==> flow/design.v <==
module ALU(
    input [31:0] A, B,
    input [2:0] ALUControl,
    output Carry, OverFlow, Zero, Negative,
    output [31:0] Result
);
    wire [31:0] B_inv;
    wire [32:0] Sum_result;
    wire is_sub;
    assign is_sub = (ALUControl == 3'b001);
    assign B_inv = is_sub ? ~B : B;
    assign Sum_result = A + B_inv + is_sub;
    reg [31:0] Result_reg;
    reg Cout_reg, OverFlow_reg;
    always @(*) begin
        Result_reg = 32'h0;
        Cout_reg = 1'b0;
        OverFlow_reg = 1'b0;
        case (ALUControl)
            3'b000: begin  
                Result_reg = Sum_result[31:0];
                Cout_reg = Sum_result[32];
                OverFlow_reg = (A[31] == B[31]) && (Result_reg[31] != A[31]);
            end
            3'b001: begin  
                Result_reg = Sum_result[31:0];
                Cout_reg = Sum_result[32];
                OverFlow_reg = (A[31] != B[31]) && (Result_reg[31] != A[31]);
            end
            3'b010: Result_reg = A & B;    
            3'b011: Result_reg = A | B;    
            3'b100: Result_reg = A ^ B;    
            3'b101: Result_reg = ($signed(A) < $signed(B)) ? 32'b1 : 32'b0;  
            3'b110: Result_reg = A << B[4:0];  
            3'b111: Result_reg = A >> B[4:0];  
            default: Result_reg = 32'h0;
        endcase
    end
    assign Result   = Result_reg;
    assign Zero     = (Result_reg == 32'b0);
    assign Negative = Result_reg[31];
    assign Carry    = Cout_reg;
    assign OverFlow = OverFlow_reg;
endmodule
`timescale 1ns / 1ps
module ALU_ft (
    input              clk,
    input              rst,
    input      [31:0]  A,
    input      [31:0]  B,
    input      [2:0]   ALUControl,
    output reg [31:0]  Result,
    output reg         Zero,
    output reg         Carry,
    output reg         OverFlow,
    output reg         Negative,
    output reg         fault_detected_out
);
    wire [31:0] alu_res;
    wire alu_z, alu_c, alu_v, alu_n;
    ALU u_alu (
        .A(A),
        .B(B),
        .ALUControl(ALUControl),
        .Result(alu_res),
        .Zero(alu_z),
        .Carry(alu_c),
        .OverFlow(alu_v),
        .Negative(alu_n)
    );
    reg [31:0] res_t1;
    reg [31:0] res_t2;
    localparam STAGE1 = 2'b00;
    localparam STAGE2 = 2'b01;
    localparam STAGE3 = 2'b10;
    reg [1:0] state;
    always @(posedge clk or negedge rst) begin
        if (!rst) begin
            state              <= STAGE1;
            fault_detected_out <= 1'b0;
            res_t1             <= 32'b0;
            res_t2             <= 32'b0;
            Result             <= 32'b0;
            Zero               <= 1'b0;
            Carry              <= 1'b0;
            OverFlow           <= 1'b0;
            Negative           <= 1'b0;
        end
        else begin
            case (state)
                STAGE1: begin
                    res_t1 <= alu_res;           
                    fault_detected_out <= 1'b0;
                    state <= STAGE2;
                end
                STAGE2: begin
                    res_t2 <= alu_res;           
                    if (res_t2 == res_t1) begin
                        Result   <= alu_res;
                        Zero     <= alu_z;
                        Carry    <= alu_c;
                        OverFlow <= alu_v;
                        Negative <= alu_n;
                        state    <= STAGE1;
                    end
                    else begin
                        fault_detected_out <= 1'b1;
                        state <= STAGE3;
                    end
                end
                STAGE3: begin
                    Result   <= alu_res;
                    Zero     <= alu_z;
                    Carry    <= alu_c;
                    OverFlow <= alu_v;
                    Negative <= alu_n;
                    state <= STAGE1;
                end
            endcase
        end
    end
endmodule
Step by step through the tools: ALU_ft
The steps from the RTL of ALU_ft to its reports follow in flow order. Line numbers count from 1 in the design file above. Operators carry their Yosys type and port widths (W data, S select, Z words). The mark -- stands for no value.

Top: ALU_ft. Clock: clk. Standard-cell library: sky130hd. Timing corner: tt_025C_1v80.

Word level
Counts by Yosys on the flattened word-level netlist (proc, flatten, opt, wreduce; memories kept). Register bits leave out memories and registers merged into their read ports (data or address). Print and check cells are left out. Cells with the same type and inputs are merged into one.

For shift operators the number is 2. The figure for reduce/logical cells is 12. The entry for eq/ne operators reads 15. Under order comparisons stands 1. The entry for bitwise operators reads 4. Under muxes and demuxes stands 19. The figure for $add $sub $neg is 2.

Operator list (number): $pmux W32 S7 (1); $pmux W32 S2 (1); $mux W32 (2); $add A32 B32 Y33 (1); $add A33 B1 Y33 (1); $lt A32 B32 Y1 (1); $eq A32 B32 Y1 (1); $and A32 B32 Y32 (1); $or A32 B32 Y32 (1); $xor A32 B32 Y32 (1); $shl A32 B5 Y32 (1); $shr A32 B5 Y32 (1); $not A32 Y32 (1); $logic_not A32 Y1 (1); $eq A3 B3 Y1 const B (4); $pmux W1 S2 (6); $eq A3 B2 Y1 const B (2); $reduce_or A6 Y1 (1); $pmux W2 S3 (1); $mux W1 (6); $ne A2 B2 Y1 const B (2); $reduce_and A2 Y1 (2); $reduce_bool A2 Y1 (2); $eq A3 B1 Y1 const B (1); $logic_not A3 Y1 (1); $reduce_bool A3 Y1 (1); $pmux W1 S3 (1); $ne A1 B1 Y1 (2).

Other operator kinds: 7; their cells: 8.

For cells after elaboration the number is 64. Under register bits after elaboration stands 103.

Longest topological paths
Depth = most cells in a row (Yosys ltp): at word level without a register or memory, in the mapped netlist without a sequential cell, where the memories' decode and read muxes count.

The figure for word-level depth is 9. The entry for ABC_AREA reads 0. Under mapped depth stands 21.

After synthesis
The flow's flattened synthesis, as Yosys stat reports it; memories are mapped. The netlist is that of the ABC_AREA named above (0 if unset); the other value can give another one.

Cell types (number): sky130_fd_sc_hd__dfrtp_1 (102); sky130_fd_sc_hd__ha_1 (128); sky130_fd_sc_hd__mux4_2 (53); sky130_fd_sc_hd__mux2_2 (74); sky130_fd_sc_hd__a21oi_1 (128); sky130_fd_sc_hd__nor2_1 (139); sky130_fd_sc_hd__mux2i_1 (51); sky130_fd_sc_hd__nand2_1 (116); sky130_fd_sc_hd__xor2_1 (45); sky130_fd_sc_hd__xnor2_1 (40); sky130_fd_sc_hd__inv_1 (90); sky130_fd_sc_hd__o21ai_0 (62); sky130_fd_sc_hd__clkbuf_1 (70); sky130_fd_sc_hd__a22oi_1 (31); sky130_fd_sc_hd__a211oi_1 (22); sky130_fd_sc_hd__nor3_1 (33); sky130_fd_sc_hd__o211ai_1 (21); sky130_fd_sc_hd__o22ai_1 (25).

Not listed: further types 71, cells in them 315.

Mapped area: 13202.7 sq um. Sequential part of the area: 2578.7 sq um. Under cell count stands 1545. The figure for flip-flop cells is 103.

By module: a second synthesis without flattening, with its own total; a netlist apart from the flattened one above.

Under cells (unflattened synthesis) stands 1566. For area (unflattened synthesis) the number is 13938.4 sq um.

Rows give one instance, submodules left out.

By module: ALU (times used 1, cells 1300, area 9609.2 sq um); ALU_ft (times used 1, cells 266, area 4329.2 sq um).

Path before layout
OpenSTA on the mapped netlist: ideal clock, no wires. The path of least setup slack (recovery checks aside). Input and output delay are each 20% of the period. Register names are those of the netlist, which keeps one name where synthesis merged equal registers.

Path kind: input -> register. From: in ALUControl[2]. To: reg Zero. The entry for launch time at the first pin reads 1.200 ns. For path delay the number is 5.187 ns. For arrival the number is 6.321 ns. Under stages on the path stands 20. Under data required time stands 5.934 ns. The entry for slack reads -0.388 ns. The entry for period reads 6.0 ns. The figure for synthesis period reached is 6.388 ns.

"path delay" is the arrival time less input delay plus setup time. "stages on the path" counts driving pins, that of a launching flip-flop among them; a cell with two outputs on the path counts twice. "synthesis period reached" = period - worst setup slack (recovery checks aside). The figure is calculated, with input and output delays left at 20% of the set period. The rows between start and end are the longest chain of elaborated cells between them; the timing report does not say that the signal goes this way. Where chains are equally long, one stands for them. A line is the first line of the expression or statement that the cell stems from. Yosys adds cells for indexed reads and writes and turns some case tables into memories. At most two assigning lines are given for a register; there are more.

Cell sequence: sky130_fd_sc_hd__buf_2 sky130_fd_sc_hd__or2_1 sky130_fd_sc_hd__clkbuf_1 sky130_fd_sc_hd__clkbuf_1 sky130_fd_sc_hd__clkbuf_1 sky130_fd_sc_hd__nor2_1 sky130_fd_sc_hd__clkbuf_1 sky130_fd_sc_hd__xnor2_1 sky130_fd_sc_hd__ha_1 sky130_fd_sc_hd__a21o_1 sky130_fd_sc_hd__a2111oi_4 sky130_fd_sc_hd__a211oi_2 sky130_fd_sc_hd__a221o_1 sky130_fd_sc_hd__a41o_1 sky130_fd_sc_hd__xor2_1 sky130_fd_sc_hd__o21a_1 sky130_fd_sc_hd__or4_1 sky130_fd_sc_hd__or4_1 sky130_fd_sc_hd__nor4b_2 sky130_fd_sc_hd__a41o_1. Under length of the longest elaborated chain stands 8. Under elaborated cells on any way between the ends stands 16. Classes of those cells: add/sub (2); eq/ne (7); mux (4); reduce/logical (3).

Ends and longest elaborated chain, post-synthesis: start, declared (RTL line 51) `input      [2:0]   ALUControl,`; $eq A3 B1 Y1 (RTL line 10) `assign is_sub = (ALUControl == 3'b001);`; $mux W32 (RTL line 11) `assign B_inv = is_sub ? ~B : B;`; $add A32 B32 Y33 (RTL line 12) `assign Sum_result = A + B_inv + is_sub;`; $add A33 B1 Y33 (RTL line 12); $pmux W32 S7 (RTL line 19) `case (ALUControl)`; $logic_not A32 Y1 (RTL line 40) `assign Zero     = (Result_reg == 32'b0);`; $mux W1 (RTL line 98) `if (res_t2 == res_t1) begin`; $pmux W1 S2 (RTL line 90) `case (state)`; end, assigned (RTL line 100) `Zero     <= alu_z;`; end, assigned (RTL line 113) `Zero     <= alu_z;`; end, declared (RTL line 53) `output reg         Zero,`.

Path in the finished layout
Path of least setup slack in the final report of record 3 (OpenROAD, finished layout, wires in). Where an end is a register, its clock arrival counts in the times.

Path kind: input -> register. From: in ALUControl[2]. To: reg Zero. The entry for slack reads 2.48 ns. Under stages on the path stands 18. The entry for launch time at the first pin reads 1.90 ns. Under data required time stands 9.79 ns. The entry for period reads 9.5 ns. For arrival the number is 7.31 ns.

The rows between start and end are the longest chain of elaborated cells between them; the timing report does not say that the signal goes this way. Where chains are equally long, one stands for them. At most two assigning lines are given for a register; there are more.

Cell sequence: sky130_fd_sc_hd__clkdlybuf4s50_1 sky130_fd_sc_hd__buf_4 sky130_fd_sc_hd__or2_1 sky130_fd_sc_hd__nor2_4 sky130_fd_sc_hd__buf_4 sky130_fd_sc_hd__xnor2_1 sky130_fd_sc_hd__ha_1 sky130_fd_sc_hd__nand2_1 sky130_fd_sc_hd__o21ai_0 sky130_fd_sc_hd__a2111o_1 sky130_fd_sc_hd__a221o_1 sky130_fd_sc_hd__a41o_1 sky130_fd_sc_hd__xor2_1 sky130_fd_sc_hd__o21a_1 sky130_fd_sc_hd__or4_1 sky130_fd_sc_hd__or4_1 sky130_fd_sc_hd__nor4b_2 sky130_fd_sc_hd__a41o_1. Under length of the longest elaborated chain stands 8. Under elaborated cells on any way between the ends stands 16. Classes of those cells: add/sub (2); eq/ne (7); mux (4); reduce/logical (3).

Ends and longest elaborated chain, post-layout: start, declared (RTL line 51) `input      [2:0]   ALUControl,`; $eq A3 B1 Y1 (RTL line 10) `assign is_sub = (ALUControl == 3'b001);`; $mux W32 (RTL line 11) `assign B_inv = is_sub ? ~B : B;`; $add A32 B32 Y33 (RTL line 12) `assign Sum_result = A + B_inv + is_sub;`; $add A33 B1 Y33 (RTL line 12); $pmux W32 S7 (RTL line 19) `case (ALUControl)`; $logic_not A32 Y1 (RTL line 40) `assign Zero     = (Result_reg == 32'b0);`; $mux W1 (RTL line 98) `if (res_t2 == res_t1) begin`; $pmux W1 S2 (RTL line 90) `case (state)`; end, assigned (RTL line 100) `Zero     <= alu_z;`; end, assigned (RTL line 113) `Zero     <= alu_z;`; end, declared (RTL line 53) `output reg         Zero,`.

Add stored flow runs of ALU_ft

ALU_ft through Yosys and OpenROAD on sky130hd: 3 stored runs, unordered, with their settings and measured results. The constraints put input and output delay at 20% of the set period each and load the outputs with 0.01 pF. "clock period reached": clock period set for the run, less the worst setup slack. It is reckoned from that one timing run; input and output delays stay at 20% of the period that was set. By "power consumption" is meant OpenSTA's value without simulated activity: inputs other than the clock are taken to toggle once in ten clock periods, and the tool carries that through the logic.

Files of record 1:
==> flow/run.sh <==
#!/bin/bash
# the make line also repeats the synthesis and layout settings of config.mk as NAME=value (left out here)
make -C /OpenROAD-flow-scripts/flow DESIGN_CONFIG=/design/flow/config.mk WORK_HOME=/design/flow/orfs CLKGATE_MAP_FILE= finish
==> flow/config.mk <==
export PLATFORM = sky130hd
export DESIGN_NAME = ALU_ft
export DESIGN_NICKNAME = ALU_ft
export VERILOG_FILES = /design/flow/design.v
export SDC_FILE = /design/flow/constraint.sdc
export NUM_CORES = 4
export LEC_CHECK = 0
export ABC_AREA = 1
export CAP_MARGIN = 30
export CELL_PAD_IN_SITES_DETAIL_PLACEMENT = 2
export CELL_PAD_IN_SITES_GLOBAL_PLACEMENT = 2
export CORE_MARGIN = 4
export CORE_UTILIZATION = 55
export CTS_CLUSTER_DIAMETER = 302
export CTS_CLUSTER_SIZE = 62
export GPL_TIMING_DRIVEN = 0
export HOLD_SLACK_MARGIN = 0.18
export MAX_ROUTING_LAYER = met4
export PLACE_DENSITY_LB_ADDON = 0.15
export SLEW_MARGIN = 30
==> flow/constraint.sdc <==
create_clock -name core_clock -period 3.15 [get_ports {clk}]
set_input_delay 0.6300 -clock core_clock [delete_from_list [all_inputs] [get_ports {clk}]]
set_output_delay 0.6300 -clock core_clock [all_outputs]
set_load 0.01 [all_outputs]

Outcome of record 1: incomplete, placement halted on FLW-0024.

Files of record 2:
==> flow/run.sh <==
#!/bin/bash
# the make line also repeats the synthesis and layout settings of config.mk as NAME=value (left out here)
make -C /OpenROAD-flow-scripts/flow DESIGN_CONFIG=/design/flow/config.mk WORK_HOME=/design/flow/orfs CLKGATE_MAP_FILE= finish
==> flow/config.mk <==
export PLATFORM = sky130hd
export DESIGN_NAME = ALU_ft
export DESIGN_NICKNAME = ALU_ft
export VERILOG_FILES = /design/flow/design.v
export SDC_FILE = /design/flow/constraint.sdc
export NUM_CORES = 4
export LEC_CHECK = 0
export ABC_AREA = 1
export CAP_MARGIN = 30
export CELL_PAD_IN_SITES_DETAIL_PLACEMENT = 1
export CELL_PAD_IN_SITES_GLOBAL_PLACEMENT = 2
export CORE_MARGIN = 4
export CORE_UTILIZATION = 55
export CTS_CLUSTER_DIAMETER = 126
export CTS_CLUSTER_SIZE = 62
export GPL_ROUTABILITY_DRIVEN = 0
export GPL_TIMING_DRIVEN = 0
export HOLD_SLACK_MARGIN = 0.18
export MAX_ROUTING_LAYER = met5
export MIN_ROUTING_LAYER = met2
export PLACE_DENSITY_LB_ADDON = 0.15
export SLEW_MARGIN = 30
==> flow/constraint.sdc <==
create_clock -name core_clock -period 3.14 [get_ports {clk}]
set_input_delay 0.6280 -clock core_clock [delete_from_list [all_inputs] [get_ports {clk}]]
set_output_delay 0.6280 -clock core_clock [all_outputs]
set_load 0.01 [all_outputs]

Outcome of record 2: incomplete, placement halted on FLW-0024.

Files of record 3:
==> flow/run.sh <==
#!/bin/bash
# the make line also repeats the synthesis and layout settings of config.mk as NAME=value (left out here)
make -C /OpenROAD-flow-scripts/flow DESIGN_CONFIG=/design/flow/config.mk WORK_HOME=/design/flow/orfs CLKGATE_MAP_FILE= finish
==> flow/config.mk <==
export PLATFORM = sky130hd
export DESIGN_NAME = ALU_ft
export DESIGN_NICKNAME = ALU_ft
export VERILOG_FILES = /design/flow/design.v
export SDC_FILE = /design/flow/constraint.sdc
export NUM_CORES = 4
export LEC_CHECK = 0
export CAP_MARGIN = 30
export CELL_PAD_IN_SITES_GLOBAL_PLACEMENT = 3
export CORE_MARGIN = 2
export CORE_UTILIZATION = 36
export CTS_CLUSTER_DIAMETER = 317
export CTS_CLUSTER_SIZE = 85
export HOLD_SLACK_MARGIN = 0.08
export PLACE_DENSITY_LB_ADDON = 0.14
export SLEW_MARGIN = 30
==> flow/constraint.sdc <==
create_clock -name core_clock -period 9.5 [get_ports {clk}]
set_input_delay 1.9000 -clock core_clock [delete_from_list [all_inputs] [get_ports {clk}]]
set_output_delay 1.9000 -clock core_clock [all_outputs]
set_load 0.01 [all_outputs]

Results of record 3. The lowest setup slack is 2.476 ns. The total negative slack on setup checks comes to 0.000 ns. The standard-cell area after routing is 14984.4 sq um. The area inside the die boundary stands at 38222.2 sq um. The utilization of the finished layout is 0.412. The synthesis area is 13202.7 sq um. The power consumption reads 1547 uW. For the clock period reached the run shows 7.024 ns. For the lowest hold slack the run shows 0.484 ns.
